==> flow/design.v <==
`timescale 1ns / 1ps
module battleship(
input wire clk,
input wire rst,  
input wire ARDUINO_A0,    
input wire ARDUINO_A1,    
input wire ARDUINO_A2,    
input wire ARDUINO_A3,    
output reg ARDUINO_IO0,   
output reg ARDUINO_IO1,   
output reg ARDUINO_IO2,   
output reg ARDUINO_IO6,   
output reg ARDUINO_IO7,   
output reg ARDUINO_IO8,   
output reg ARDUINO_IO9,   
output reg ARDUINO_IO10,  
output reg ARDUINO_IO11,  
output reg ARDUINO_A4,  
output reg ARDUINO_A5,  
output reg PMOD1_D0_P,  
output reg PMOD1_D0_N,  
output reg PMOD1_D1_P,  
output reg PMOD1_D1_N,  
output reg PMOD1_D2_P,  
output reg PMOD1_D2_N,  
output reg PMOD2_D0_P,  
output reg PMOD2_D0_N,  
output reg PMOD2_D1_P,  
output reg PMOD2_D2_P,  
output reg PMOD2_D2_N,  
output reg PMOD2_D3_P,  
output reg ARDUINO_IO3,   
output reg ARDUINO_IO4,   
output reg ARDUINO_IO5    
);
reg makeBoards;
reg make2DArray;
reg [7:0] playerOneBoard [0:2][0:2];     
reg [1:0] a;  
reg [1:0] b;  
reg [7:0] playerOneSHIPSBoard [0:2][0:2];  
reg [1:0] c;  
reg [1:0] d;  
reg [2:0] numShipsP1;
reg [2:0] hitsP1;
reg [7:0] playerTwoBoard [0:2][0:2];  
reg [1:0] e;  
reg [1:0] f;  
reg [7:0] playerTwoSHIPSBoard [0:2][0:2];  
reg [1:0] g;  
reg [1:0] h;  
reg [2:0] numShipsP2;
reg [2:0] hitsP2;
reg [2:0] playerTurn;
integer i, j;  
reg [3:0] nineStates; 
reg [3:0] nineStates2;
reg [5:0] gameLogicState;
reg [2:0] inputRow;  
reg [2:0] inputCol;  
reg [26:0] customCounter;  
reg customClk; 
reg [26:0] oneSecondCounter;  
reg oneSecondClk; 
reg [1:0] turnOnFirstBoard;
reg [1:0] turnOnSecondBoard;
localparam [26:0] DISP_DIV = 27'd24;
localparam [26:0] GAME_DIV = 27'd1249;
wire customTick    = (customCounter == DISP_DIV) && (customClk == 1'b0);
wire oneSecondTick = (oneSecondCounter == GAME_DIV) && (oneSecondClk == 1'b0);
always@(posedge clk)
begin
if (rst)
    begin
        customClk <= 0;
        customCounter <= 0;
    end
else if (customCounter == DISP_DIV)  
    begin
        customClk <= ~customClk;  
        customCounter <= 0;  
    end
else
    begin
        customCounter <= customCounter + 1;  
    end
end
always@(posedge clk)
begin
if (rst)
    begin
        oneSecondClk <= 0;
        oneSecondCounter <= 0;
    end
else if (oneSecondCounter == GAME_DIV)  
    begin
        oneSecondClk <= ~oneSecondClk;  
        oneSecondCounter <= 0;  
    end
else
    begin
        oneSecondCounter <= oneSecondCounter + 1;  
    end
end
always @ (posedge clk)
begin
if (rst)
begin
    gameLogicState = 0;
    inputRow = 0;
    inputCol = 0;
    numShipsP1 = 0;
    hitsP1 = 0;
    numShipsP2 = 0;
    hitsP2 = 0;
    playerTurn = 1;
    turnOnFirstBoard <= 0;
    turnOnSecondBoard <= 0;
    ARDUINO_A4 = 0;
    ARDUINO_A5 = 0;
end
else if (oneSecondTick)
begin
case (gameLogicState) 
0:  
begin
    for (i = 0; i < 3; i = i + 1) begin
        for (j = 0; j < 3; j = j + 1) begin
            playerOneBoard[i][j] <= 1;
            playerOneSHIPSBoard[i][j] <= 1;
            playerTwoBoard[i][j] <= 1;
            playerTwoSHIPSBoard[i][j] <= 1;
        end
    end
    gameLogicState = gameLogicState + 1;
end
1:  
begin
    ARDUINO_A4 = 1;
    ARDUINO_A5 = 0;
    if (ARDUINO_A0 == 0) 
    begin
        if(ARDUINO_A1 == 0)  
        begin
            inputRow = 0;
        end
        else if(ARDUINO_A2 == 0)  
        begin
            inputRow = 1;
        end
        else if(ARDUINO_A3 == 0)  
        begin
            inputRow = 2;
        end
        gameLogicState = gameLogicState + 1;  
   end 
end
2:  
begin
    ARDUINO_A4 = 0;
    ARDUINO_A5 = 1;
    if (ARDUINO_A0 == 0) 
    begin
        if(ARDUINO_A1 == 0 )  
        begin
            inputCol = 0;
        end
        else if(ARDUINO_A2 == 0)  
        begin
            inputCol = 1;
        end
        else if(ARDUINO_A3 == 0)  
        begin
            inputCol = 2;
        end
        gameLogicState = gameLogicState + 1;  
   end 
end
3:  
begin
    playerOneSHIPSBoard[inputRow][inputCol] <= 2;
    numShipsP1 = numShipsP1 + 1;
    if (numShipsP1 == 2) 
    begin
        gameLogicState = 4;  
    end
    else
    begin
        gameLogicState = 1;  
    end
end
4:  
begin
    ARDUINO_A4 = 1;
    ARDUINO_A5 = 0;
    if (ARDUINO_A0 == 0) 
    begin
        if(ARDUINO_A1 == 0)  
        begin
            inputRow = 0;
        end
        else if(ARDUINO_A2 == 0)  
        begin
            inputRow = 1;
        end
        else if(ARDUINO_A3 == 0)  
        begin
            inputRow = 2;
        end
        gameLogicState = gameLogicState + 1;  
   end 
end
5:  
begin
    ARDUINO_A4 = 0;
    ARDUINO_A5 = 1;
    if (ARDUINO_A0 == 0) 
    begin
        if(ARDUINO_A1 == 0 )  
        begin
            inputCol = 0;
        end
        else if(ARDUINO_A2 == 0)  
        begin
            inputCol = 1;
        end
        else if(ARDUINO_A3 == 0)  
        begin
            inputCol = 2;
        end
        gameLogicState = gameLogicState + 1;  
   end 
end
6:  
begin
    if(inputCol == 2)
    begin
        playerOneSHIPSBoard[inputRow][inputCol-1] <= 2;
        playerOneSHIPSBoard[inputRow][inputCol] <= 2;
    end
    else if (inputCol == 1 || inputCol == 0)
    begin
        playerOneSHIPSBoard[inputRow][inputCol] <= 2;
        playerOneSHIPSBoard[inputRow][inputCol+1] <= 2;
    end
    else
    begin
    end
    gameLogicState = 7;
end
7:  
begin
    ARDUINO_A4 = 1;
    ARDUINO_A5 = 0;
    if (ARDUINO_A0 == 0) 
    begin
        if(ARDUINO_A1 == 0)  
        begin
            inputRow = 0;
        end
        else if(ARDUINO_A2 == 0)  
        begin
            inputRow = 1;
        end
        else if(ARDUINO_A3 == 0)  
        begin
            inputRow = 2;
        end
        gameLogicState = gameLogicState + 1;  
   end 
end
8:  
begin
    ARDUINO_A4 = 0;
    ARDUINO_A5 = 1;
    if (ARDUINO_A0 == 0) 
    begin
        if(ARDUINO_A1 == 0 )  
        begin
            inputCol = 0;
        end
        else if(ARDUINO_A2 == 0)  
        begin
            inputCol = 1;
        end
        else if(ARDUINO_A3 == 0)  
        begin
            inputCol = 2;
        end
        gameLogicState = gameLogicState + 1;  
   end 
end
9:  
begin
    playerTwoSHIPSBoard[inputRow][inputCol] <= 2;
    numShipsP2 = numShipsP2 + 1;
    if (numShipsP2 == 2) 
    begin
        gameLogicState = 10;  
    end
    else
    begin
        gameLogicState = 7;  
    end
end
10:  
begin
    ARDUINO_A4 = 1;
    ARDUINO_A5 = 0;
    if (ARDUINO_A0 == 0) 
    begin
        if(ARDUINO_A1 == 0)  
        begin
            inputRow = 0;
        end
        else if(ARDUINO_A2 == 0)  
        begin
            inputRow = 1;
        end
        else if(ARDUINO_A3 == 0)  
        begin
            inputRow = 2;
        end
        gameLogicState = gameLogicState + 1;  
   end 
end
11:  
begin
    ARDUINO_A4 = 0;
    ARDUINO_A5 = 1;
    if (ARDUINO_A0 == 0) 
    begin
        if(ARDUINO_A1 == 0 )  
        begin
            inputCol = 0;
        end
        else if(ARDUINO_A2 == 0)  
        begin
            inputCol = 1;
        end
        else if(ARDUINO_A3 == 0)  
        begin
            inputCol = 2;
        end
        gameLogicState = gameLogicState + 1;  
   end 
end
12:  
begin
    if(inputCol == 2)
    begin
        playerTwoSHIPSBoard[inputRow][inputCol-1] <= 2;
        playerTwoSHIPSBoard[inputRow][inputCol] <= 2;
    end
    else if (inputCol == 1 || inputCol == 0)
    begin
        playerTwoSHIPSBoard[inputRow][inputCol] <= 2;
        playerTwoSHIPSBoard[inputRow][inputCol+1] <= 2;
    end
    else
    begin
    end
    turnOnFirstBoard <= 1;
    turnOnSecondBoard <= 1;
    gameLogicState = 13;
end
13:  
begin
    ARDUINO_A4 = 1;
    ARDUINO_A5 = 0;
    if (ARDUINO_A0 == 0) 
    begin
        if(ARDUINO_A1 == 0)  
        begin
            inputRow = 0;
        end
        else if(ARDUINO_A2 == 0)  
        begin
            inputRow = 1;
        end
        else if(ARDUINO_A3 == 0)  
        begin
            inputRow = 2;
        end
        gameLogicState = gameLogicState + 1;  
   end 
end
14:  
begin
    ARDUINO_A4 = 0;
    ARDUINO_A5 = 1;
    if (ARDUINO_A0 == 0) 
    begin
        if(ARDUINO_A1 == 0 )  
        begin
            inputCol = 0;
        end
        else if(ARDUINO_A2 == 0)  
        begin
            inputCol = 1;
        end
        else if(ARDUINO_A3 == 0)  
        begin
            inputCol = 2;
        end
        gameLogicState = gameLogicState + 1;  
   end 
end
15:  
begin
    if (playerTurn == 1)
    begin
        if (playerOneSHIPSBoard[inputRow][inputCol] == 2 )
        begin
            playerOneBoard[inputRow][inputCol] <= 2; 
            playerTurn = 2;
            hitsP2 = hitsP2 + 1;
        end
        else 
        begin
            playerOneBoard[inputRow][inputCol] <= 3;
            playerTurn = 2;
        end
    end  
    else
    begin
     if (playerTwoSHIPSBoard[inputRow][inputCol] == 2 )
       begin
           playerTwoBoard[inputRow][inputCol] <= 2;
           playerTurn = 1;
           hitsP1 = hitsP1 + 1;
       end
       else 
       begin
           playerTwoBoard[inputRow][inputCol] <= 3;
           playerTurn = 1;
       end
    end
    if(hitsP2 == 4)
    begin
        turnOnFirstBoard <= 0;
        gameLogicState = 16;  
    end
    else if ( hitsP1 == 4)
    begin
        turnOnSecondBoard <= 0;
        gameLogicState = 16;  
    end
    else
    begin
        gameLogicState = 13;  
    end
end
16: 
begin
   ARDUINO_A4 = 0;
   ARDUINO_A5 = 0;
   if (ARDUINO_A1 == 0 && ARDUINO_A3 == 0 && ARDUINO_A2 == 0)
   begin
       a = 0;
       b = 0;
       c = 0;
       d = 0;
       e = 0;
       f = 0;
       g = 0;
       hitsP1 = 0;
       hitsP2 = 0;
       playerTurn = 1;
       turnOnFirstBoard <= 0;
       turnOnSecondBoard <= 0;
       gameLogicState = 0;
   end
end
default:
begin
end
endcase
end  
end  
always @ (posedge clk)
begin
if (rst)
begin
    nineStates <= 1;
    ARDUINO_IO0 = 0; ARDUINO_IO1 = 0; ARDUINO_IO2 = 0;
    ARDUINO_IO3 = 1; ARDUINO_IO4 = 1; ARDUINO_IO5 = 1;
    ARDUINO_IO6 = 0; ARDUINO_IO7 = 0; ARDUINO_IO8 = 0;
    ARDUINO_IO9 = 0; ARDUINO_IO10 = 0; ARDUINO_IO11 = 0;
end
else if (customTick)
begin
if (turnOnFirstBoard == 1)
begin
case (nineStates)
1:    
begin
    if (playerOneBoard[0][0] == 1)  
    begin
        ARDUINO_IO0 = 1;  
        ARDUINO_IO1 = 0;  
        ARDUINO_IO2 = 0;  
        ARDUINO_IO9 = 0;  
        ARDUINO_IO10 = 0;  
        ARDUINO_IO11 = 0;  
        ARDUINO_IO6 = 0;  
        ARDUINO_IO7 = 0;  
        ARDUINO_IO8 = 0;  
        ARDUINO_IO3 = 0;  
        ARDUINO_IO4 = 1; 
        ARDUINO_IO5 = 1;
    end
    else if ( playerOneBoard[0][0] == 3)
    begin
        ARDUINO_IO0 = 0;  
        ARDUINO_IO1 = 0;  
        ARDUINO_IO2 = 0;  
        ARDUINO_IO9 = 1;  
        ARDUINO_IO10 = 0;  
        ARDUINO_IO11 = 0;  
        ARDUINO_IO6 = 0;  
        ARDUINO_IO7 = 0;  
        ARDUINO_IO8 = 0;  
        ARDUINO_IO3 = 0;  
        ARDUINO_IO4 = 1; 
        ARDUINO_IO5 = 1;
    end
    else if ( playerOneBoard[0][0] == 2)
    begin
        ARDUINO_IO0 = 0;  
        ARDUINO_IO1 = 0;  
        ARDUINO_IO2 = 0;  
        ARDUINO_IO9 = 0;  
        ARDUINO_IO10 = 0;  
        ARDUINO_IO11 = 0;  
        ARDUINO_IO6 = 1;  
        ARDUINO_IO7 = 0;  
        ARDUINO_IO8 = 0;  
        ARDUINO_IO3 = 0;  
        ARDUINO_IO4 = 1; 
        ARDUINO_IO5 = 1;
    end
    else  
    begin
        ARDUINO_IO0 = 0;  
        ARDUINO_IO1 = 0;  
        ARDUINO_IO2 = 0;  
        ARDUINO_IO9 = 0;  
        ARDUINO_IO10 = 0;  
        ARDUINO_IO11 = 0;  
        ARDUINO_IO6 = 0;  
        ARDUINO_IO7 = 0;  
        ARDUINO_IO8 = 0;  
        ARDUINO_IO3 = 1;  
        ARDUINO_IO4 = 1; 
        ARDUINO_IO5 = 1;
       end
end
2:  
begin
    if (playerOneBoard[0][1] == 1)  
    begin
        ARDUINO_IO0 = 0;  
        ARDUINO_IO1 = 1;  
        ARDUINO_IO2 = 0;  
        ARDUINO_IO9 = 0;  
        ARDUINO_IO10 = 0;  
        ARDUINO_IO11 = 0;  
        ARDUINO_IO6 = 0;  
        ARDUINO_IO7 = 0;  
        ARDUINO_IO8 = 0;  
        ARDUINO_IO3 = 0;  
        ARDUINO_IO4 = 1; 
        ARDUINO_IO5 = 1;
    end
    else if ( playerOneBoard[0][1] == 2)
    begin
        ARDUINO_IO0 = 0;  
        ARDUINO_IO1 = 0;  
        ARDUINO_IO2 = 0;  
        ARDUINO_IO9 = 0;  
        ARDUINO_IO10 = 0;  
        ARDUINO_IO11 = 0;  
        ARDUINO_IO6 = 0;  
        ARDUINO_IO7 = 1;  
        ARDUINO_IO8 = 0;  
        ARDUINO_IO3 = 0;  
        ARDUINO_IO4 = 1; 
        ARDUINO_IO5 = 1;
    end
    else if ( playerOneBoard[0][1] == 3)
    begin
        ARDUINO_IO0 = 0;  
        ARDUINO_IO1 = 0;  
        ARDUINO_IO2 = 0;  
        ARDUINO_IO9 = 0;  
        ARDUINO_IO10 = 1;  
        ARDUINO_IO11 = 0;  
        ARDUINO_IO6 = 0;  
        ARDUINO_IO7 = 0;  
        ARDUINO_IO8 = 0;  
        ARDUINO_IO3 = 0;  
        ARDUINO_IO4 = 1; 
        ARDUINO_IO5 = 1;
    end
    else  
    begin
        ARDUINO_IO0 = 0;  
        ARDUINO_IO1 = 0;  
        ARDUINO_IO2 = 0;  
        ARDUINO_IO9 = 0;  
        ARDUINO_IO10 = 0;  
        ARDUINO_IO11 = 0;  
        ARDUINO_IO6 = 0;  
        ARDUINO_IO7 = 0;  
        ARDUINO_IO8 = 0;  
        ARDUINO_IO3 = 1;  
        ARDUINO_IO4 = 1; 
        ARDUINO_IO5 = 1;
       end
end
3:  
begin
    if (playerOneBoard[0][2] == 1)  
    begin
        ARDUINO_IO0 = 0;  
        ARDUINO_IO1 = 0;  
        ARDUINO_IO2 = 1;  
        ARDUINO_IO9 = 0;  
        ARDUINO_IO10 = 0;  
        ARDUINO_IO11 = 0;  
        ARDUINO_IO6 = 0;  
        ARDUINO_IO7 = 0;  
        ARDUINO_IO8 = 0;  
        ARDUINO_IO3 = 0;  
        ARDUINO_IO4 = 1; 
        ARDUINO_IO5 = 1;
    end
    else if ( playerOneBoard[0][2] == 2)
    begin
        ARDUINO_IO0 = 0;  
        ARDUINO_IO1 = 0;  
        ARDUINO_IO2 = 0;  
        ARDUINO_IO9 = 0;  
        ARDUINO_IO10 = 0;  
        ARDUINO_IO11 = 0;  
        ARDUINO_IO6 = 0;  
        ARDUINO_IO7 = 0;  
        ARDUINO_IO8 = 1;  
        ARDUINO_IO3 = 0;  
        ARDUINO_IO4 = 1; 
        ARDUINO_IO5 = 1;
    end
    else if ( playerOneBoard[0][2] == 3)
    begin
        ARDUINO_IO0 = 0;  
        ARDUINO_IO1 = 0;  
        ARDUINO_IO2 = 0;  
        ARDUINO_IO9 = 0;  
        ARDUINO_IO10 = 0;  
        ARDUINO_IO11 = 1;  
        ARDUINO_IO6 = 0;  
        ARDUINO_IO7 = 0;  
        ARDUINO_IO8 = 0;  
        ARDUINO_IO3 = 0;  
        ARDUINO_IO4 = 1; 
        ARDUINO_IO5 = 1;
    end
    else  
    begin
        ARDUINO_IO0 = 0;  
        ARDUINO_IO1 = 0;  
        ARDUINO_IO2 = 0;  
        ARDUINO_IO9 = 0;  
        ARDUINO_IO10 = 0;  
        ARDUINO_IO11 = 0;  
        ARDUINO_IO6 = 0;  
        ARDUINO_IO7 = 0;  
        ARDUINO_IO8 = 0;  
        ARDUINO_IO3 = 1;  
        ARDUINO_IO4 = 1; 
        ARDUINO_IO5 = 1;
       end
end
4:  
begin
    if (playerOneBoard[1][0] == 1)  
    begin
        ARDUINO_IO0 = 1;  
        ARDUINO_IO1 = 0;  
        ARDUINO_IO2 = 0;  
        ARDUINO_IO9 = 0;  
        ARDUINO_IO10 = 0;  
        ARDUINO_IO11 = 0;  
        ARDUINO_IO6 = 0;  
        ARDUINO_IO7 = 0;  
        ARDUINO_IO8 = 0;  
        ARDUINO_IO3 = 1;  
        ARDUINO_IO4 = 0; 
        ARDUINO_IO5 = 1;
    end
    else if ( playerOneBoard[1][0] == 2)
    begin
        ARDUINO_IO0 = 0;  
        ARDUINO_IO1 = 0;  
        ARDUINO_IO2 = 0;  
        ARDUINO_IO9 = 0;  
        ARDUINO_IO10 = 0;  
        ARDUINO_IO11 = 0;  
        ARDUINO_IO6 = 1;  
        ARDUINO_IO7 = 0;  
        ARDUINO_IO8 = 0;  
        ARDUINO_IO3 = 1; 
        ARDUINO_IO4 = 0; 
        ARDUINO_IO5 = 1;
    end
    else if ( playerOneBoard[1][0] == 3)
    begin
        ARDUINO_IO0 = 0;  
        ARDUINO_IO1 = 0;  
        ARDUINO_IO2 = 0;  
        ARDUINO_IO9 = 1;  
        ARDUINO_IO10 = 0;  
        ARDUINO_IO11 = 0;  
        ARDUINO_IO6 = 0;  
        ARDUINO_IO7 = 0;  
        ARDUINO_IO8 = 0;  
        ARDUINO_IO3 = 1; 
        ARDUINO_IO4 = 0;  
        ARDUINO_IO5 = 1;
    end
    else  
    begin
        ARDUINO_IO0 = 0;  
        ARDUINO_IO1 = 0;  
        ARDUINO_IO2 = 0;  
        ARDUINO_IO9 = 0;  
        ARDUINO_IO10 = 0;  
        ARDUINO_IO11 = 0;  
        ARDUINO_IO6 = 0;  
        ARDUINO_IO7 = 0;  
        ARDUINO_IO8 = 0;  
        ARDUINO_IO3 = 1;  
        ARDUINO_IO4 = 1; 
        ARDUINO_IO5 = 1;
       end
end
5:  
begin
    if (playerOneBoard[1][1] == 1)  
    begin
        ARDUINO_IO0 = 0;  
        ARDUINO_IO1 = 1;  
        ARDUINO_IO2 = 0;  
        ARDUINO_IO9 = 0;  
        ARDUINO_IO10 = 0;  
        ARDUINO_IO11 = 0;  
        ARDUINO_IO6 = 0;  
        ARDUINO_IO7 = 0;  
        ARDUINO_IO8 = 0;  
        ARDUINO_IO3 = 1; 
        ARDUINO_IO4 = 0;  
        ARDUINO_IO5 = 1;
    end
    else if ( playerOneBoard[1][1] == 2)
    begin
        ARDUINO_IO0 = 0;  
        ARDUINO_IO1 = 0;  
        ARDUINO_IO2 = 0;  
        ARDUINO_IO9 = 0;  
        ARDUINO_IO10 = 0;  
        ARDUINO_IO11 = 0;  
        ARDUINO_IO6 = 0;  
        ARDUINO_IO7 = 1;  
        ARDUINO_IO8 = 0;  
        ARDUINO_IO3 = 1; 
        ARDUINO_IO4 = 0; 
        ARDUINO_IO5 = 1;
    end
    else if ( playerOneBoard[1][1] == 3)
    begin
        ARDUINO_IO0 = 0;  
        ARDUINO_IO1 = 0;  
        ARDUINO_IO2 = 0;  
        ARDUINO_IO9 = 0;  
        ARDUINO_IO10 = 1;  
        ARDUINO_IO11 = 0;  
        ARDUINO_IO6 = 0;  
        ARDUINO_IO7 = 0;  
        ARDUINO_IO8 = 0;  
        ARDUINO_IO3 = 1; 
        ARDUINO_IO4 = 0;  
        ARDUINO_IO5 = 1;
    end
    else  
    begin
        ARDUINO_IO0 = 0;  
        ARDUINO_IO1 = 0;  
        ARDUINO_IO2 = 0;  
        ARDUINO_IO9 = 0;  
        ARDUINO_IO10 = 0;  
        ARDUINO_IO11 = 0;  
        ARDUINO_IO6 = 0;  
        ARDUINO_IO7 = 0;  
        ARDUINO_IO8 = 0;  
        ARDUINO_IO3 = 1;  
        ARDUINO_IO4 = 1; 
        ARDUINO_IO5 = 1;
       end
end
6:  
begin
    if (playerOneBoard[1][2] == 1)  
    begin
        ARDUINO_IO0 = 0;  
        ARDUINO_IO1 = 0;  
        ARDUINO_IO2 = 1;  
        ARDUINO_IO9 = 0;  
        ARDUINO_IO10 = 0;  
        ARDUINO_IO11 = 0;  
        ARDUINO_IO6 = 0;  
        ARDUINO_IO7 = 0;  
        ARDUINO_IO8 = 0;  
        ARDUINO_IO3 = 1; 
        ARDUINO_IO4 = 0;  
        ARDUINO_IO5 = 1;
    end
    else if ( playerOneBoard[1][2] == 2)
    begin
        ARDUINO_IO0 = 0;  
        ARDUINO_IO1 = 0;  
        ARDUINO_IO2 = 0;  
        ARDUINO_IO9 = 0;  
        ARDUINO_IO10 = 0;  
        ARDUINO_IO11 = 0;  
        ARDUINO_IO6 = 0;  
        ARDUINO_IO7 = 0;  
        ARDUINO_IO8 = 1;  
        ARDUINO_IO3 = 1;  
        ARDUINO_IO4 = 0; 
        ARDUINO_IO5 = 1;
    end
    else if ( playerOneBoard[1][2] == 3)
    begin
        ARDUINO_IO0 = 0;  
        ARDUINO_IO1 = 0;  
        ARDUINO_IO2 = 0;  
        ARDUINO_IO9 = 0;  
        ARDUINO_IO10 = 0;  
        ARDUINO_IO11 = 1;  
        ARDUINO_IO6 = 0;  
        ARDUINO_IO7 = 0;  
        ARDUINO_IO8 = 0;  
        ARDUINO_IO3 = 1; 
        ARDUINO_IO4 = 0;  
        ARDUINO_IO5 = 1;
    end
    else  
    begin
        ARDUINO_IO0 = 0;  
        ARDUINO_IO1 = 0;  
        ARDUINO_IO2 = 0;  
        ARDUINO_IO9 = 0;  
        ARDUINO_IO10 = 0;  
        ARDUINO_IO11 = 0;  
        ARDUINO_IO6 = 0;  
        ARDUINO_IO7 = 0;  
        ARDUINO_IO8 = 0;  
        ARDUINO_IO3 = 1;  
        ARDUINO_IO4 = 1; 
        ARDUINO_IO5 = 1;
       end
end
7:  
begin
    if (playerOneBoard[2][0] == 1)  
    begin
        ARDUINO_IO0 = 1;  
        ARDUINO_IO1 = 0;  
        ARDUINO_IO2 = 0;  
        ARDUINO_IO9 = 0;  
        ARDUINO_IO10 = 0;  
        ARDUINO_IO11 = 0;  
        ARDUINO_IO6 = 0;  
        ARDUINO_IO7 = 0;  
        ARDUINO_IO8 = 0;  
        ARDUINO_IO3 = 1; 
        ARDUINO_IO4 = 1; 
        ARDUINO_IO5 = 0;  
    end
    else if ( playerOneBoard[2][0] == 2)
    begin
        ARDUINO_IO0 = 0;  
        ARDUINO_IO1 = 0;  
        ARDUINO_IO2 = 0;  
        ARDUINO_IO9 = 0;  
        ARDUINO_IO10 = 0;  
        ARDUINO_IO11 = 0;  
        ARDUINO_IO6 = 1;  
        ARDUINO_IO7 = 0;  
        ARDUINO_IO8 = 0;  
        ARDUINO_IO3 = 1; 
        ARDUINO_IO4 = 1; 
        ARDUINO_IO5 = 0;
    end
    else if ( playerOneBoard[2][0] == 3)
    begin
        ARDUINO_IO0 = 0;  
        ARDUINO_IO1 = 0;  
        ARDUINO_IO2 = 0;  
        ARDUINO_IO9 = 1;  
        ARDUINO_IO10 = 0;  
        ARDUINO_IO11 = 0;  
        ARDUINO_IO6 = 0;  
        ARDUINO_IO7 = 0;  
        ARDUINO_IO8 = 0;  
        ARDUINO_IO3 = 1; 
        ARDUINO_IO4 = 1; 
        ARDUINO_IO5 = 0;  
    end
    else  
    begin
        ARDUINO_IO0 = 0;  
        ARDUINO_IO1 = 0;  
        ARDUINO_IO2 = 0;  
        ARDUINO_IO9 = 0;  
        ARDUINO_IO10 = 0;  
        ARDUINO_IO11 = 0;  
        ARDUINO_IO6 = 0;  
        ARDUINO_IO7 = 0;  
        ARDUINO_IO8 = 0;  
        ARDUINO_IO3 = 1;  
        ARDUINO_IO4 = 1; 
        ARDUINO_IO5 = 1;
       end
end
8:  
begin
    if (playerOneBoard[2][1] == 1)  
    begin
        ARDUINO_IO0 = 0;  
        ARDUINO_IO1 = 1;  
        ARDUINO_IO2 = 0;  
        ARDUINO_IO9 = 0;  
        ARDUINO_IO10 = 0;  
        ARDUINO_IO11 = 0;  
        ARDUINO_IO6 = 0;  
        ARDUINO_IO7 = 0;  
        ARDUINO_IO8 = 0;  
        ARDUINO_IO3 = 1; 
        ARDUINO_IO4 = 1; 
        ARDUINO_IO5 = 0;  
    end
    else if ( playerOneBoard[2][1] == 2)
    begin
        ARDUINO_IO0 = 0;  
        ARDUINO_IO1 = 0;  
        ARDUINO_IO2 = 0;  
        ARDUINO_IO9 = 0;  
        ARDUINO_IO10 = 0;  
        ARDUINO_IO11 = 0;  
        ARDUINO_IO6 = 0;  
        ARDUINO_IO7 = 1;  
        ARDUINO_IO8 = 0;  
        ARDUINO_IO3 = 1; 
        ARDUINO_IO4 = 1; 
        ARDUINO_IO5 = 0;
    end
    else if ( playerOneBoard[2][1] == 3)
    begin
        ARDUINO_IO0 = 0;  
        ARDUINO_IO1 = 0;  
        ARDUINO_IO2 = 0;  
        ARDUINO_IO9 = 0;  
        ARDUINO_IO10 = 1;  
        ARDUINO_IO11 = 0;  
        ARDUINO_IO6 = 0;  
        ARDUINO_IO7 = 0;  
        ARDUINO_IO8 = 0;  
        ARDUINO_IO3 = 1; 
        ARDUINO_IO4 = 1; 
        ARDUINO_IO5 = 0;  
    end
    else  
    begin
        ARDUINO_IO0 = 0;  
        ARDUINO_IO1 = 0;  
        ARDUINO_IO2 = 0;  
        ARDUINO_IO9 = 0;  
        ARDUINO_IO10 = 0;  
        ARDUINO_IO11 = 0;  
        ARDUINO_IO6 = 0;  
        ARDUINO_IO7 = 0;  
        ARDUINO_IO8 = 0;  
        ARDUINO_IO3 = 1;  
        ARDUINO_IO4 = 1; 
        ARDUINO_IO5 = 1;
       end
end
9:  
begin
    if (playerOneBoard[2][2] == 1)  
    begin
        ARDUINO_IO0 = 0;  
        ARDUINO_IO1 = 0;  
        ARDUINO_IO2 = 1;  
        ARDUINO_IO9 = 0;  
        ARDUINO_IO10 = 0;  
        ARDUINO_IO11 = 0;  
        ARDUINO_IO6 = 0;  
        ARDUINO_IO7 = 0;  
        ARDUINO_IO8 = 0;  
        ARDUINO_IO3 = 1; 
        ARDUINO_IO4 = 1; 
        ARDUINO_IO5 = 0;  
    end
    else if ( playerOneBoard[2][2] == 2)
    begin
        ARDUINO_IO0 = 0;  
        ARDUINO_IO1 = 0;  
        ARDUINO_IO2 = 0;  
        ARDUINO_IO9 = 0;  
        ARDUINO_IO10 = 0;  
        ARDUINO_IO11 = 0;  
        ARDUINO_IO6 = 0;  
        ARDUINO_IO7 = 0;  
        ARDUINO_IO8 = 1;  
        ARDUINO_IO3 = 1; 
        ARDUINO_IO4 = 1; 
        ARDUINO_IO5 = 0;
    end
    else if ( playerOneBoard[2][2] == 3)
    begin
        ARDUINO_IO0 = 0;  
        ARDUINO_IO1 = 0;  
        ARDUINO_IO2 = 0;  
        ARDUINO_IO9 = 0;  
        ARDUINO_IO10 = 0;  
        ARDUINO_IO11 = 1;  
        ARDUINO_IO6 = 0;  
        ARDUINO_IO7 = 0;  
        ARDUINO_IO8 = 0;  
        ARDUINO_IO3 = 1; 
        ARDUINO_IO4 = 1; 
        ARDUINO_IO5 = 0;  
    end
    else  
    begin
        ARDUINO_IO0 = 0;  
        ARDUINO_IO1 = 0;  
        ARDUINO_IO2 = 0;  
        ARDUINO_IO9 = 0;  
        ARDUINO_IO10 = 0;  
        ARDUINO_IO11 = 0;  
        ARDUINO_IO6 = 0;  
        ARDUINO_IO7 = 0;  
        ARDUINO_IO8 = 0;  
        ARDUINO_IO3 = 1;  
        ARDUINO_IO4 = 1; 
        ARDUINO_IO5 = 1;
       end
end
default:  
begin
    ARDUINO_IO0 = 0;    
    ARDUINO_IO1 = 0;    
    ARDUINO_IO2 = 0;     
    ARDUINO_IO3 = 1;    
    ARDUINO_IO4 = 1;   
    ARDUINO_IO5 = 1;    
    ARDUINO_IO9 = 0;  
    ARDUINO_IO10 = 0;  
    ARDUINO_IO11 = 0;  
    ARDUINO_IO6 = 0;  
    ARDUINO_IO7 = 0;  
    ARDUINO_IO8 = 0;  
end
endcase
end  
nineStates <= nineStates + 1;
if (nineStates >= 10 )
begin
    nineStates <= 1;
end
end  
end  
always @ (posedge clk)
begin
if (rst)
begin
    nineStates2 <= 1;
    PMOD1_D0_P = 0; PMOD1_D0_N = 0; PMOD1_D1_P = 0;
    PMOD1_D1_N = 0; PMOD1_D2_P = 0; PMOD1_D2_N = 0;
    PMOD2_D0_P = 0; PMOD2_D0_N = 0; PMOD2_D1_P = 0;
    PMOD2_D2_P = 1; PMOD2_D2_N = 1; PMOD2_D3_P = 1;
end
else if (customTick)
begin
if (turnOnSecondBoard == 1)
begin
case (nineStates2)
1:    
begin
    if (playerTwoBoard[0][0] == 1)  
    begin
        PMOD1_D1_N = 1;  
        PMOD1_D2_P = 0;  
        PMOD1_D2_N = 0;  
        PMOD1_D0_P = 0;  
        PMOD1_D0_N = 0;  
        PMOD1_D1_P = 0;  
        PMOD2_D0_P = 0;  
        PMOD2_D0_N = 0;  
        PMOD2_D1_P = 0;  
        PMOD2_D2_P = 0;  
        PMOD2_D2_N = 1; 
        PMOD2_D3_P = 1;
    end
    else if ( playerTwoBoard[0][0] == 3)
    begin
        PMOD1_D1_N = 0;  
        PMOD1_D2_P = 0;  
        PMOD1_D2_N = 0;  
        PMOD1_D0_P = 1;  
        PMOD1_D0_N = 0;  
        PMOD1_D1_P = 0;  
        PMOD2_D0_P = 0;  
        PMOD2_D0_N = 0;  
        PMOD2_D1_P = 0;  
        PMOD2_D2_P = 0;  
        PMOD2_D2_N = 1; 
        PMOD2_D3_P = 1;
    end
    else if ( playerTwoBoard[0][0] == 2)
    begin
        PMOD1_D1_N = 0;  
        PMOD1_D2_P = 0;  
        PMOD1_D2_N = 0;  
        PMOD1_D0_P = 0;  
        PMOD1_D0_N = 0;  
        PMOD1_D1_P = 0;  
        PMOD2_D0_P = 1;  
        PMOD2_D0_N = 0;  
        PMOD2_D1_P = 0;  
        PMOD2_D2_P = 0;  
        PMOD2_D2_N = 1; 
        PMOD2_D3_P = 1;
    end
    else  
    begin
        PMOD1_D1_N = 0;  
        PMOD1_D2_P = 0;  
        PMOD1_D2_N = 0;  
        PMOD1_D0_P = 0;  
        PMOD1_D0_N = 0;  
        PMOD1_D1_P = 0;  
        PMOD2_D0_P = 0;  
        PMOD2_D0_N = 0;  
        PMOD2_D1_P = 0;  
        PMOD2_D2_P = 1;  
        PMOD2_D2_N = 1; 
        PMOD2_D3_P = 1;
       end
end
2:  
begin
    if (playerTwoBoard[0][1] == 1)  
    begin
        PMOD1_D1_N = 0;  
        PMOD1_D2_P = 1;  
        PMOD1_D2_N = 0;  
        PMOD1_D0_P = 0;  
        PMOD1_D0_N = 0;  
        PMOD1_D1_P = 0;  
        PMOD2_D0_P = 0;  
        PMOD2_D0_N = 0;  
        PMOD2_D1_P = 0;  
        PMOD2_D2_P = 0;  
        PMOD2_D2_N = 1; 
        PMOD2_D3_P = 1;
    end
    else if ( playerTwoBoard[0][1] == 2)
    begin
        PMOD1_D1_N = 0;  
        PMOD1_D2_P = 0;  
        PMOD1_D2_N = 0;  
        PMOD1_D0_P = 0;  
        PMOD1_D0_N = 0;  
        PMOD1_D1_P = 0;  
        PMOD2_D0_P = 0;  
        PMOD2_D0_N = 1;  
        PMOD2_D1_P = 0;  
        PMOD2_D2_P = 0;  
        PMOD2_D2_N = 1; 
        PMOD2_D3_P = 1;
    end
    else if ( playerTwoBoard[0][1] == 3)
    begin
        PMOD1_D1_N = 0;  
        PMOD1_D2_P = 0;  
        PMOD1_D2_N = 0;  
        PMOD1_D0_P = 0;  
        PMOD1_D0_N = 1;  
        PMOD1_D1_P = 0;  
        PMOD2_D0_P = 0;  
        PMOD2_D0_N = 0;  
        PMOD2_D1_P = 0;  
        PMOD2_D2_P = 0;  
        PMOD2_D2_N = 1; 
        PMOD2_D3_P = 1;
    end
    else  
    begin
        PMOD1_D1_N = 0;  
        PMOD1_D2_P = 0;  
        PMOD1_D2_N = 0;  
        PMOD1_D0_P = 0;  
        PMOD1_D0_N = 0;  
        PMOD1_D1_P = 0;  
        PMOD2_D0_P = 0;  
        PMOD2_D0_N = 0;  
        PMOD2_D1_P = 0;  
        PMOD2_D2_P = 1;  
        PMOD2_D2_N = 1; 
        PMOD2_D3_P = 1;
       end
end
3:  
begin
    if (playerTwoBoard[0][2] == 1)  
    begin
        PMOD1_D1_N = 0;  
        PMOD1_D2_P = 0;  
        PMOD1_D2_N = 1;  
        PMOD1_D0_P = 0;  
        PMOD1_D0_N = 0;  
        PMOD1_D1_P = 0;  
        PMOD2_D0_P = 0;  
        PMOD2_D0_N = 0;  
        PMOD2_D1_P = 0;  
        PMOD2_D2_P = 0;  
        PMOD2_D2_N = 1; 
        PMOD2_D3_P = 1;
    end
    else if ( playerTwoBoard[0][2] == 2)
    begin
        PMOD1_D1_N = 0;  
        PMOD1_D2_P = 0;  
        PMOD1_D2_N = 0;  
        PMOD1_D0_P = 0;  
        PMOD1_D0_N = 0;  
        PMOD1_D1_P = 0;  
        PMOD2_D0_P = 0;  
        PMOD2_D0_N = 0;  
        PMOD2_D1_P = 1;  
        PMOD2_D2_P = 0;  
        PMOD2_D2_N = 1; 
        PMOD2_D3_P = 1;
    end
    else if ( playerTwoBoard[0][2] == 3)
    begin
        PMOD1_D1_N = 0;  
        PMOD1_D2_P = 0;  
        PMOD1_D2_N = 0;  
        PMOD1_D0_P = 0;  
        PMOD1_D0_N = 0;  
        PMOD1_D1_P = 1;  
        PMOD2_D0_P = 0;  
        PMOD2_D0_N = 0;  
        PMOD2_D1_P = 0;  
        PMOD2_D2_P = 0;  
        PMOD2_D2_N = 1; 
        PMOD2_D3_P = 1;
    end
    else  
    begin
        PMOD1_D1_N = 0;  
        PMOD1_D2_P = 0;  
        PMOD1_D2_N = 0;  
        PMOD1_D0_P = 0;  
        PMOD1_D0_N = 0;  
        PMOD1_D1_P = 0;  
        PMOD2_D0_P = 0;  
        PMOD2_D0_N = 0;  
        PMOD2_D1_P = 0;  
       PMOD2_D2_P = 1;  
       PMOD2_D2_N = 1; 
       PMOD2_D3_P = 1;
       end
end
4:  
begin
    if (playerTwoBoard[1][0] == 1)  
    begin
        PMOD1_D1_N = 1;  
        PMOD1_D2_P = 0;  
        PMOD1_D2_N = 0;  
        PMOD1_D0_P = 0;  
        PMOD1_D0_N = 0;  
        PMOD1_D1_P = 0;  
        PMOD2_D0_P = 0;  
        PMOD2_D0_N = 0;  
        PMOD2_D1_P = 0;  
        PMOD2_D2_P = 1;  
        PMOD2_D2_N = 0; 
        PMOD2_D3_P = 1;
    end
    else if ( playerTwoBoard[1][0] == 2)
    begin
        PMOD1_D1_N = 0;  
        PMOD1_D2_P = 0;  
        PMOD1_D2_N = 0;  
        PMOD1_D0_P = 0;  
        PMOD1_D0_N = 0;  
        PMOD1_D1_P = 0;  
        PMOD2_D0_P = 1;  
        PMOD2_D0_N = 0;  
        PMOD2_D1_P = 0;  
        PMOD2_D2_P = 1;  
        PMOD2_D2_N = 0; 
        PMOD2_D3_P = 1;
    end
    else if ( playerTwoBoard[1][0] == 3)
    begin
        PMOD1_D1_N = 0;  
        PMOD1_D2_P = 0;  
        PMOD1_D2_N = 0;  
        PMOD1_D0_P = 1;  
        PMOD1_D0_N = 0;  
        PMOD1_D1_P = 0;  
        PMOD2_D0_P = 0;  
        PMOD2_D0_N = 0;  
        PMOD2_D1_P = 0;  
        PMOD2_D2_P = 1;  
        PMOD2_D2_N = 0; 
        PMOD2_D3_P = 1;
    end
    else  
    begin
        PMOD1_D1_N = 0;  
        PMOD1_D2_P = 0;  
        PMOD1_D2_N = 0;  
        PMOD1_D0_P = 0;  
        PMOD1_D0_N = 0;  
        PMOD1_D1_P = 0;  
        PMOD2_D0_P = 0;  
        PMOD2_D0_N = 0;  
        PMOD2_D1_P = 0;  
        PMOD2_D2_P = 1;  
        PMOD2_D2_N = 1; 
        PMOD2_D3_P = 1;
       end
end
5:  
begin
    if (playerTwoBoard[1][1] == 1)  
    begin
        PMOD1_D1_N = 0;  
        PMOD1_D2_P = 1;  
        PMOD1_D2_N = 0;  
        PMOD1_D0_P = 0;  
        PMOD1_D0_N = 0;  
        PMOD1_D1_P = 0;  
        PMOD2_D0_P = 0;  
        PMOD2_D0_N = 0;  
        PMOD2_D1_P = 0;  
        PMOD2_D2_P = 1;  
        PMOD2_D2_N = 0; 
        PMOD2_D3_P = 1;
    end
    else if ( playerTwoBoard[1][1] == 2)
    begin
        PMOD1_D1_N = 0;  
        PMOD1_D2_P = 0;  
        PMOD1_D2_N = 0;  
        PMOD1_D0_P = 0;  
        PMOD1_D0_N = 0;  
        PMOD1_D1_P = 0;  
        PMOD2_D0_P = 0;  
        PMOD2_D0_N = 1;  
        PMOD2_D1_P = 0;  
        PMOD2_D2_P = 1;  
        PMOD2_D2_N = 0; 
        PMOD2_D3_P = 1;
    end
    else if ( playerTwoBoard[1][1] == 3)
    begin
        PMOD1_D1_N = 0;  
        PMOD1_D2_P = 0;  
        PMOD1_D2_N = 0;  
        PMOD1_D0_P = 0;  
        PMOD1_D0_N = 1;  
        PMOD1_D1_P = 0;  
        PMOD2_D0_P = 0;  
        PMOD2_D0_N = 0;  
        PMOD2_D1_P = 0;  
        PMOD2_D2_P = 1;  
        PMOD2_D2_N = 0; 
        PMOD2_D3_P = 1;
    end
    else  
    begin
        PMOD1_D1_N = 0;  
        PMOD1_D2_P = 0;  
        PMOD1_D2_N = 0;  
        PMOD1_D0_P = 0;  
        PMOD1_D0_N = 0;  
        PMOD1_D1_P = 0;  
        PMOD2_D0_P = 0;  
        PMOD2_D0_N = 0;  
        PMOD2_D1_P = 0;  
        PMOD2_D2_P = 1; 
        PMOD2_D2_N = 1; 
        PMOD2_D3_P = 1;
       end
end
6:  
begin
    if (playerTwoBoard[1][2] == 1)  
    begin
        PMOD1_D1_N = 0;  
        PMOD1_D2_P = 0;  
        PMOD1_D2_N = 1;  
        PMOD1_D0_P = 0;  
        PMOD1_D0_N = 0;  
        PMOD1_D1_P = 0;  
        PMOD2_D0_P = 0;  
        PMOD2_D0_N = 0;  
        PMOD2_D1_P = 0;  
        PMOD2_D2_P = 1;  
        PMOD2_D2_N = 0; 
        PMOD2_D3_P = 1;
    end
    else if ( playerTwoBoard[1][2] == 2)
    begin
        PMOD1_D1_N = 0;  
        PMOD1_D2_P = 0;  
        PMOD1_D2_N = 0;  
        PMOD1_D0_P = 0;  
        PMOD1_D0_N = 0;  
        PMOD1_D1_P = 0;  
        PMOD2_D0_P = 0;  
        PMOD2_D0_N = 0;  
        PMOD2_D1_P = 1;  
        PMOD2_D2_P = 1;  
        PMOD2_D2_N = 0; 
        PMOD2_D3_P = 1;
    end
    else if ( playerTwoBoard[1][2] == 3)
    begin
        PMOD1_D1_N = 0;  
        PMOD1_D2_P = 0;  
        PMOD1_D2_N = 0;  
        PMOD1_D0_P = 0;  
        PMOD1_D0_N = 0;  
        PMOD1_D1_P = 1;  
        PMOD2_D0_P = 0;  
        PMOD2_D0_N = 0;  
        PMOD2_D1_P = 0;  
        PMOD2_D2_P = 1;  
        PMOD2_D2_N = 0; 
        PMOD2_D3_P = 1;
    end
    else  
    begin
        PMOD1_D1_N = 0;  
        PMOD1_D2_P = 0;  
        PMOD1_D2_N = 0;  
        PMOD1_D0_P = 0;  
        PMOD1_D0_N = 0;  
        PMOD1_D1_P = 0;  
        PMOD2_D0_P = 0;  
        PMOD2_D0_N = 0;  
        PMOD2_D1_P = 0;  
        PMOD2_D2_P = 1;  
        PMOD2_D2_N = 1; 
        PMOD2_D3_P = 1;
       end
end
7:  
begin
    if (playerTwoBoard[2][0] == 1)  
    begin
        PMOD1_D1_N = 1;  
        PMOD1_D2_P = 0;  
        PMOD1_D2_N = 0;  
        PMOD1_D0_P = 0;  
        PMOD1_D0_N = 0;  
        PMOD1_D1_P = 0;  
        PMOD2_D0_P = 0;  
        PMOD2_D0_N = 0;  
        PMOD2_D1_P = 0;  
        PMOD2_D2_P = 1;  
        PMOD2_D2_N = 1; 
        PMOD2_D3_P = 0; 
    end
    else if ( playerTwoBoard[2][0] == 2)
    begin
        PMOD1_D1_N = 0;  
        PMOD1_D2_P = 0;  
        PMOD1_D2_N = 0;  
        PMOD1_D0_P = 0;  
        PMOD1_D0_N = 0;  
        PMOD1_D1_P = 0;  
        PMOD2_D0_P = 1;  
        PMOD2_D0_N = 0;  
        PMOD2_D1_P = 0;  
        PMOD2_D2_P = 1;  
        PMOD2_D2_N = 1; 
        PMOD2_D3_P = 0;
    end
    else if ( playerTwoBoard[2][0] == 3)
    begin
        PMOD1_D1_N = 0;  
        PMOD1_D2_P = 0;  
        PMOD1_D2_N = 0;  
        PMOD1_D0_P = 1;  
        PMOD1_D0_N = 0;  
        PMOD1_D1_P = 0;  
        PMOD2_D0_P = 0;  
        PMOD2_D0_N = 0;  
        PMOD2_D1_P = 0;  
        PMOD2_D2_P = 1;  
        PMOD2_D2_N = 1; 
        PMOD2_D3_P = 0;
    end
    else  
    begin
        PMOD1_D1_N = 0;  
        PMOD1_D2_P = 0;  
        PMOD1_D2_N = 0;  
        PMOD1_D0_P = 0;  
        PMOD1_D0_N = 0;  
        PMOD1_D1_P = 0;  
        PMOD2_D0_P = 0;  
        PMOD2_D0_N = 0;  
        PMOD2_D1_P = 0;  
        PMOD2_D2_P = 1;  
        PMOD2_D2_N = 1; 
        PMOD2_D3_P = 1;
       end
end
8:  
begin
    if (playerTwoBoard[2][1] == 1)  
    begin
        PMOD1_D1_N = 0;  
        PMOD1_D2_P = 1;  
        PMOD1_D2_N = 0;  
        PMOD1_D0_P = 0;  
        PMOD1_D0_N = 0;  
        PMOD1_D1_P = 0;  
        PMOD2_D0_P = 0;  
        PMOD2_D0_N = 0;  
        PMOD2_D1_P = 0;  
        PMOD2_D2_P = 1;  
        PMOD2_D2_N = 1; 
        PMOD2_D3_P = 0;
    end
    else if ( playerTwoBoard[2][1] == 2)
    begin
        PMOD1_D1_N = 0;  
        PMOD1_D2_P = 0;  
        PMOD1_D2_N = 0;  
        PMOD1_D0_P = 0;  
        PMOD1_D0_N = 0;  
        PMOD1_D1_P = 0;  
        PMOD2_D0_P = 0;  
        PMOD2_D0_N = 1;  
        PMOD2_D1_P = 0;  
        PMOD2_D2_P = 1;  
        PMOD2_D2_N = 1; 
        PMOD2_D3_P = 0;
    end
    else if ( playerTwoBoard[2][1] == 3)
    begin
        PMOD1_D1_N = 0;  
        PMOD1_D2_P = 0;  
        PMOD1_D2_N = 0;  
        PMOD1_D0_P = 0;  
        PMOD1_D0_N = 1;  
        PMOD1_D1_P = 0;  
        PMOD2_D0_P = 0;  
        PMOD2_D0_N = 0;  
        PMOD2_D1_P = 0;  
        PMOD2_D2_P = 1;  
        PMOD2_D2_N = 1; 
        PMOD2_D3_P = 0;
    end
    else  
    begin
        PMOD1_D1_N = 0;  
        PMOD1_D2_P = 0;  
        PMOD1_D2_N = 0;  
        PMOD1_D0_P = 0;  
        PMOD1_D0_N = 0;  
        PMOD1_D1_P = 0;  
        PMOD2_D0_P = 0;  
        PMOD2_D0_N = 0;  
        PMOD2_D1_P = 0;  
        PMOD2_D2_P = 1;  
        PMOD2_D2_N = 1; 
        PMOD2_D3_P = 1;
       end
end
9:  
begin
    if (playerTwoBoard[2][2] == 1)  
    begin
        PMOD1_D1_N = 0;  
        PMOD1_D2_P = 0;  
        PMOD1_D2_N = 1;  
        PMOD1_D0_P = 0;  
        PMOD1_D0_N = 0;  
        PMOD1_D1_P = 0;  
        PMOD2_D0_P = 0;  
        PMOD2_D0_N = 0;  
        PMOD2_D1_P = 0;  
        PMOD2_D2_P = 1;  
        PMOD2_D2_N = 1; 
        PMOD2_D3_P = 0;
    end
    else if ( playerTwoBoard[2][2] == 2)
    begin
        PMOD1_D1_N = 0;  
        PMOD1_D2_P = 0;  
        PMOD1_D2_N = 0;  
        PMOD1_D0_P = 0;  
        PMOD1_D0_N = 0;  
        PMOD1_D1_P = 0;  
        PMOD2_D0_P = 0;  
        PMOD2_D0_N = 0;  
        PMOD2_D1_P = 1;  
        PMOD2_D2_P = 1;  
        PMOD2_D2_N = 1; 
        PMOD2_D3_P = 0;
    end
    else if ( playerTwoBoard[2][2] == 3)
    begin
        PMOD1_D1_N = 0;  
        PMOD1_D2_P = 0;  
        PMOD1_D2_N = 0;  
        PMOD1_D0_P = 0;  
        PMOD1_D0_N = 0;  
        PMOD1_D1_P = 1;  
        PMOD2_D0_P = 0;  
        PMOD2_D0_N = 0;  
        PMOD2_D1_P = 0;  
        PMOD2_D2_P = 1;  
        PMOD2_D2_N = 1; 
        PMOD2_D3_P = 0;
    end
    else  
    begin
        PMOD1_D1_N = 0;  
        PMOD1_D2_P = 0;  
        PMOD1_D2_N = 0;  
        PMOD1_D0_P = 0;  
        PMOD1_D0_N = 0;  
        PMOD1_D1_P = 0;  
        PMOD2_D0_P = 0;  
        PMOD2_D0_N = 0;  
        PMOD2_D1_P = 0;  
        PMOD2_D2_P = 1;  
        PMOD2_D2_N = 1; 
        PMOD2_D3_P = 0;
       end
end
default:  
begin
    PMOD1_D1_N = 0;  
    PMOD1_D2_P = 0;  
    PMOD1_D2_N = 0;  
    PMOD2_D2_P = 1;  
    PMOD2_D2_N = 1;  
    PMOD2_D3_P = 1;  
    PMOD1_D0_P = 0;  
    PMOD1_D0_N = 0;  
    PMOD1_D1_P = 0;  
    PMOD2_D0_P = 0;  
    PMOD2_D0_N = 0;  
    PMOD2_D1_P = 0;  
end
endcase
end
nineStates2 <= nineStates2 + 1;
if (nineStates2 >= 10 )
begin
    nineStates2 <= 1;
end
end  
end  
endmodule 
--- tool output ---
Reports on battleship
Tool output for the design above before and after an edit, in the order of the flow.
Lines under "before" count in the file above, lines under "after" in the edited file.
"delta" is "after" less "before", of the values as shown.
{ "design": {"design": "battleship", "clk_port": "clk", "library": "sky130hd", "lib_corner": "tt_025C_1v80"} }

The edit
Unified diff, file above to edited file.
A script made this edit. It was not meant as an optimisation and need not keep what the design does.
begin of diff
@@ -13,5 +13,5 @@
 output reg ARDUINO_IO7,   
 output reg ARDUINO_IO8,   
-output reg ARDUINO_IO9,   
+output reg ARDUINO_IO9_ext,   
 output reg ARDUINO_IO10,  
 output reg ARDUINO_IO11,  
@@ -34,4 +34,6 @@
 output reg ARDUINO_IO5    
 );
+reg ARDUINO_IO9;
+always @(posedge clk) ARDUINO_IO9_ext <= ARDUINO_IO9;
 reg makeBoards;
 reg make2DArray;
end of diff

Word level
Source: Yosys, flattened and elaborated, memories not mapped. Widths are those after wreduce. Registers that Yosys merges into a memory's read port (data or address) are not register bits. Print and check cells do not count. Equal cells are merged and count once.
Yosys's memory passes give these memory sizes; they may raise the number of words (mostly to a power of two), join words into wider ones and drop unused or constant bits.
{ "bits": {"columns": ["element", "before", "after", "delta"], "rows": [
  ["elab_cells", 505, 506, 1],
  ["ff_bits", 121, 122, 1],
  ["ram_bits", 128, 128, 0],
  ["memories", 4, 4, 0]
]} }
{ "classes": {"columns": ["element", "before", "after", "delta"], "rows": [
  ["n_cmp", 2, 2, 0],
  ["multipliers", 1, 1, 0],
  ["n_mux", 290, 290, 0],
  ["n_reduce_logical", 33, 33, 0],
  ["add_sub_neg", 14, 14, 0],
  ["n_logic", 12, 12, 0],
  ["eq_ne", 107, 107, 0]
]} }
Operator kinds equal on both sides are left out: 57.

Longest topological paths
Yosys ltp: most cells in a row. Word level: on the elaborated netlist, between registers, memories and ports. Mapped: between sequential cells and ports; inverters and the memories' decode and read muxes count.
{ "depth": {"columns": ["element", "before", "after", "delta"], "rows": [
  ["depth_word", 10, 10, 0],
  ["abc_area", "0", "0", null],
  ["mapped_depth", 14, 14, 0]
]} }

Synthesis result
Source: synth_stat.txt of the flow (Yosys; design flattened, memories mapped). It holds for the ABC_AREA given above (unset counts as 0); a run with the other value may have another netlist.
{ "synth_totals": {"columns": ["element", "before", "after", "delta"], "rows": [
  ["synth_area_um2", 9644.2, 9710.6, 66.4],
  ["n_buf", 54, 53, -1],
  ["ffs", 188, 189, 1],
  ["cell_count", 1165, 1177, 12]
]} }
{ "types": {"columns": ["cell_type", "before", "after", "delta"], "rows": [
  ["sky130_fd_sc_hd__o21ai_0", 56, 31, -25],
  ["sky130_fd_sc_hd__o21ai_1", 4, 22, 18],
  ["sky130_fd_sc_hd__a21o_1", 4, 17, 13],
  ["sky130_fd_sc_hd__a221o_1", 11, 2, -9],
  ["sky130_fd_sc_hd__mux2i_1", 15, 7, -8],
  ["sky130_fd_sc_hd__nor3b_1", 7, 15, 8],
  ["sky130_fd_sc_hd__nor2_1", 163, 157, -6],
  ["sky130_fd_sc_hd__nand2_1", 151, 157, 6],
  ["sky130_fd_sc_hd__clkbuf_1", 40, 46, 6],
  ["sky130_fd_sc_hd__a31oi_1", 6, 12, 6],
  ["sky130_fd_sc_hd__a211o_1", 6, 1, -5],
  ["sky130_fd_sc_hd__nand3_1", 48, 52, 4],
  ["sky130_fd_sc_hd__inv_1", 41, 45, 4],
  ["sky130_fd_sc_hd__nor3_1", 30, 34, 4],
  ["sky130_fd_sc_hd__nand4_1", 28, 24, -4],
  ["sky130_fd_sc_hd__or3_1", 18, 14, -4],
  ["sky130_fd_sc_hd__nor2b_1", 12, 8, -4],
  ["sky130_fd_sc_hd__and2_1", 11, 7, -4]
]} }
Cell types equal on both sides are left out: 15.
The list need not be complete.

Timing after synthesis
OpenSTA on the mapped netlist: ideal clock, no wires. The path of least setup slack (recovery checks aside). Input and output delay are each 20% of the period. Register names are those of the netlist, which keeps one name where synthesis merged equal registers.
{ "synth_timing": {"columns": ["element", "before", "after", "delta"], "rows": [
  ["kind", "register to register", "register to register", null],
  ["start", "register inputRow", "register inputRow", null],
  ["end", "memory playerTwoSHIPSBoard", "register gameLogicState[4]", null],
  ["t_required_ns", 4.879, 4.930, 0.051],
  ["launch_ns", 0.000, 0.000, 0.000],
  ["t_arrival_ns", 3.377, 3.253, -0.124],
  ["stages", 14, 13, -1],
  ["path_buffers", 0, 1, 1],
  ["clock_period_ns", 5.0, 5.0, 0.0],
  ["setup_ns", 0.121, 0.070, -0.051],
  ["delay_ns", 3.498, 3.323, -0.175],
  ["slack_ns", 1.501, 1.677, 0.176],
  ["synth_period_reached_ns", 3.499, 3.323, -0.176]
]} }
"delay_ns" is the arrival time less input delay plus setup time.
"stages": output pins that drive a net of the path, with the launching flip-flop's if there is one; two outputs of one cell count as two.
"synth_period_reached_ns" is the clock period less the worst setup slack; recovery checks do not enter. This is arithmetic on one report: input and output delays are still those of the set period (20% each).
An end named without its bit number is one bit of that signal or, where synthesis recoded a state register, one of its new flip-flops.
A register here has more assigning lines than the two given.
{ "synth_via_before": {"path_cell_list": "sky130_fd_sc_hd__dfxtp_1 -> sky130_fd_sc_hd__inv_1 -> sky130_fd_sc_hd__fa_1 -> sky130_fd_sc_hd__ha_1 -> sky130_fd_sc_hd__inv_1 -> sky130_fd_sc_hd__fa_1 -> sky130_fd_sc_hd__xor2_1 -> sky130_fd_sc_hd__and3_1 -> sky130_fd_sc_hd__a311o_1 -> sky130_fd_sc_hd__a2111oi_4 -> sky130_fd_sc_hd__and3_4 -> sky130_fd_sc_hd__nand2b_4 -> sky130_fd_sc_hd__o32ai_2 -> sky130_fd_sc_hd__nor2_1"} }
{ "synth_rtl_before": {"columns": ["element", "line_no", "text"], "rows": [
  ["start: declaration", 59, "reg [2:0] inputRow;"],
  ["start: assignment", 110, "inputRow = 0;"],
  ["start: assignment", 145, "inputRow = 0;"],
  ["end: declaration", 49, "reg [7:0] playerTwoSHIPSBoard [0:2][0:2];"]
]} }
before: No chain of elaborated cells between the ends is given.
{ "synth_via_after": {"path_cell_list": "sky130_fd_sc_hd__dfxtp_1 -> sky130_fd_sc_hd__inv_1 -> sky130_fd_sc_hd__ha_1 -> sky130_fd_sc_hd__fa_1 -> sky130_fd_sc_hd__nand2b_1 -> sky130_fd_sc_hd__or4_1 -> sky130_fd_sc_hd__nand3_1 -> sky130_fd_sc_hd__a221o_1 -> sky130_fd_sc_hd__clkbuf_1 -> sky130_fd_sc_hd__nand2_1 -> sky130_fd_sc_hd__mux2_2 -> sky130_fd_sc_hd__a211o_1 -> sky130_fd_sc_hd__a21oi_1"} }
{ "synth_rtl_after": {"columns": ["element", "line_no", "text"], "rows": [
  ["start: declaration", 61, "reg [2:0] inputRow;"],
  ["start: assignment", 112, "inputRow = 0;"],
  ["start: assignment", 147, "inputRow = 0;"],
  ["end: assignment", 137, "gameLogicState = gameLogicState + 1;"],
  ["end: assignment", 157, "gameLogicState = gameLogicState + 1;"],
  ["end: declaration", 60, "reg [5:0] gameLogicState;"]
]} }
after: No chain of elaborated cells between the ends is given.

Worst path after layout
From the final timing report of the runs of pair 1: the path of least setup slack in the routed layout; clock arrival at registers is part of the times.
{ "layout_timing": {"columns": ["element", "before", "after", "delta"], "rows": [
  ["kind", "register to register", "register to register", null],
  ["start", "register inputRow", "register inputRow", null],
  ["end", "register gameLogicState[3]", "register gameLogicState[0]", null],
  ["setup_ns", 0.10, 0.08, -0.02],
  ["t_required_ns", 5.33, 5.34, 0.01],
  ["clock_period_ns", 5.0, 5.0, 0.0],
  ["path_buffers", 0, 0, 0],
  ["slack_ns", 0.74, 1.14, 0.40],
  ["stages", 12, 12, 0],
  ["launch_ns", 0.43, 0.42, -0.01],
  ["t_arrival_ns", 4.60, 4.20, -0.40]
]} }
An end named without its bit number is one bit of that signal or, where synthesis recoded a state register, one of its new flip-flops.
A register here has more assigning lines than the two given.
{ "layout_via_before": {"path_cell_list": "sky130_fd_sc_hd__dfxtp_1 -> sky130_fd_sc_hd__inv_1 -> sky130_fd_sc_hd__ha_1 -> sky130_fd_sc_hd__fa_1 -> sky130_fd_sc_hd__nand2b_1 -> sky130_fd_sc_hd__or4_1 -> sky130_fd_sc_hd__and3_1 -> sky130_fd_sc_hd__o221ai_1 -> sky130_fd_sc_hd__a21oi_1 -> sky130_fd_sc_hd__a211oi_1 -> sky130_fd_sc_hd__a21oi_1 -> sky130_fd_sc_hd__o41ai_1"} }
{ "layout_rtl_before": {"columns": ["element", "line_no", "text"], "rows": [
  ["start: declaration", 59, "reg [2:0] inputRow;"],
  ["start: assignment", 110, "inputRow = 0;"],
  ["start: assignment", 145, "inputRow = 0;"],
  ["end: assignment", 135, "gameLogicState = gameLogicState + 1;"],
  ["end: assignment", 155, "gameLogicState = gameLogicState + 1;"],
  ["end: declaration", 58, "reg [5:0] gameLogicState;"]
]} }
before: No chain of elaborated cells between the ends is given.
{ "layout_via_after": {"path_cell_list": "sky130_fd_sc_hd__dfxtp_1 -> sky130_fd_sc_hd__inv_1 -> sky130_fd_sc_hd__ha_1 -> sky130_fd_sc_hd__fa_1 -> sky130_fd_sc_hd__nand2b_1 -> sky130_fd_sc_hd__or4_1 -> sky130_fd_sc_hd__nand3_1 -> sky130_fd_sc_hd__a221o_1 -> sky130_fd_sc_hd__nor2b_1 -> sky130_fd_sc_hd__a2bb2oi_1 -> sky130_fd_sc_hd__nand3_1 -> sky130_fd_sc_hd__a211oi_1"} }
{ "layout_rtl_after": {"columns": ["element", "line_no", "text"], "rows": [
  ["start: declaration", 61, "reg [2:0] inputRow;"],
  ["start: assignment", 112, "inputRow = 0;"],
  ["start: assignment", 147, "inputRow = 0;"],
  ["end: assignment", 137, "gameLogicState = gameLogicState + 1;"],
  ["end: assignment", 157, "gameLogicState = gameLogicState + 1;"],
  ["end: declaration", 60, "reg [5:0] gameLogicState;"]
]} }
after: No chain of elaborated cells between the ends is given.

Layout results
Both versions went through the flow (Yosys, OpenROAD) with the same settings in each pair. Constraints: input delay and output delay 20% of the set period each, output load 0.01 pF.
{ "flow_settings_pair_1": {"CORE_UTILIZATION": 40, "period_ns": 5.0, "CAP_MARGIN": 20, "CORE_MARGIN": 2, "SLEW_MARGIN": 20} }
{ "results_pair_1": {"columns": ["element", "before", "after", "delta"], "rows": [
  ["total_negative_slack_ns", 0.000, 0.000, 0.000],
  ["synth_chip_area_um2", 9644.2, 9710.6, 66.4],
  ["worst_setup_slack_ns", 0.735, 1.142, 0.407],
  ["final_stdcell_area_um2", 10795.4, 10891.7, 96.3],
  ["hold_worst_slack_ns", 0.450, 0.362, -0.088],
  ["totalPower_uw", 2939, 2988, 49],
  ["fin_util_pct", 45.9, 45.2, -0.7],
  ["design.die.area_um2", 25368.5, 25539.2, 170.7],
  ["period_less_ws_ns", 4.265, 3.858, -0.407]
]} }
{ "flow_settings_pair_2": {"ABC_AREA": 1, "CELL_PAD_IN_SITES_GLOBAL_PLACEMENT": 2, "CORE_UTILIZATION": 19, "CTS_CLUSTER_DIAMETER": 74, "GPL_ROUTABILITY_DRIVEN": 1, "MAX_ROUTING_LAYER": "met4", "PLACE_DENSITY": 0.69, "period_ns": 4.44, "CAP_MARGIN": 20, "CORE_MARGIN": 2, "SLEW_MARGIN": 20} }
{ "results_pair_2": {"columns": ["element", "before", "after", "delta"], "rows": [
  ["total_negative_slack_ns", 0.000, 0.000, 0.000],
  ["synth_chip_area_um2", 10377.5, 10385.0, 7.5],
  ["worst_setup_slack_ns", 0.704, 1.011, 0.307],
  ["final_stdcell_area_um2", 12072.8, 12016.5, -56.3],
  ["hold_worst_slack_ns", 0.455, 0.363, -0.092],
  ["totalPower_uw", 3451, 3271, -180],
  ["fin_util_pct", 22.4, 22.3, -0.1],
  ["design.die.area_um2", 56503.7, 56544.1, 40.4],
  ["period_less_ws_ns", 3.736, 3.429, -0.307]
]} }
"period_less_ws_ns" = clock period - worst setup slack. The figure is calculated, with input and output delays left at 20% of the set period.
"totalPower_uw" rests on the timing tool's default activity at the inputs, not on a simulated workload.
--- end ---
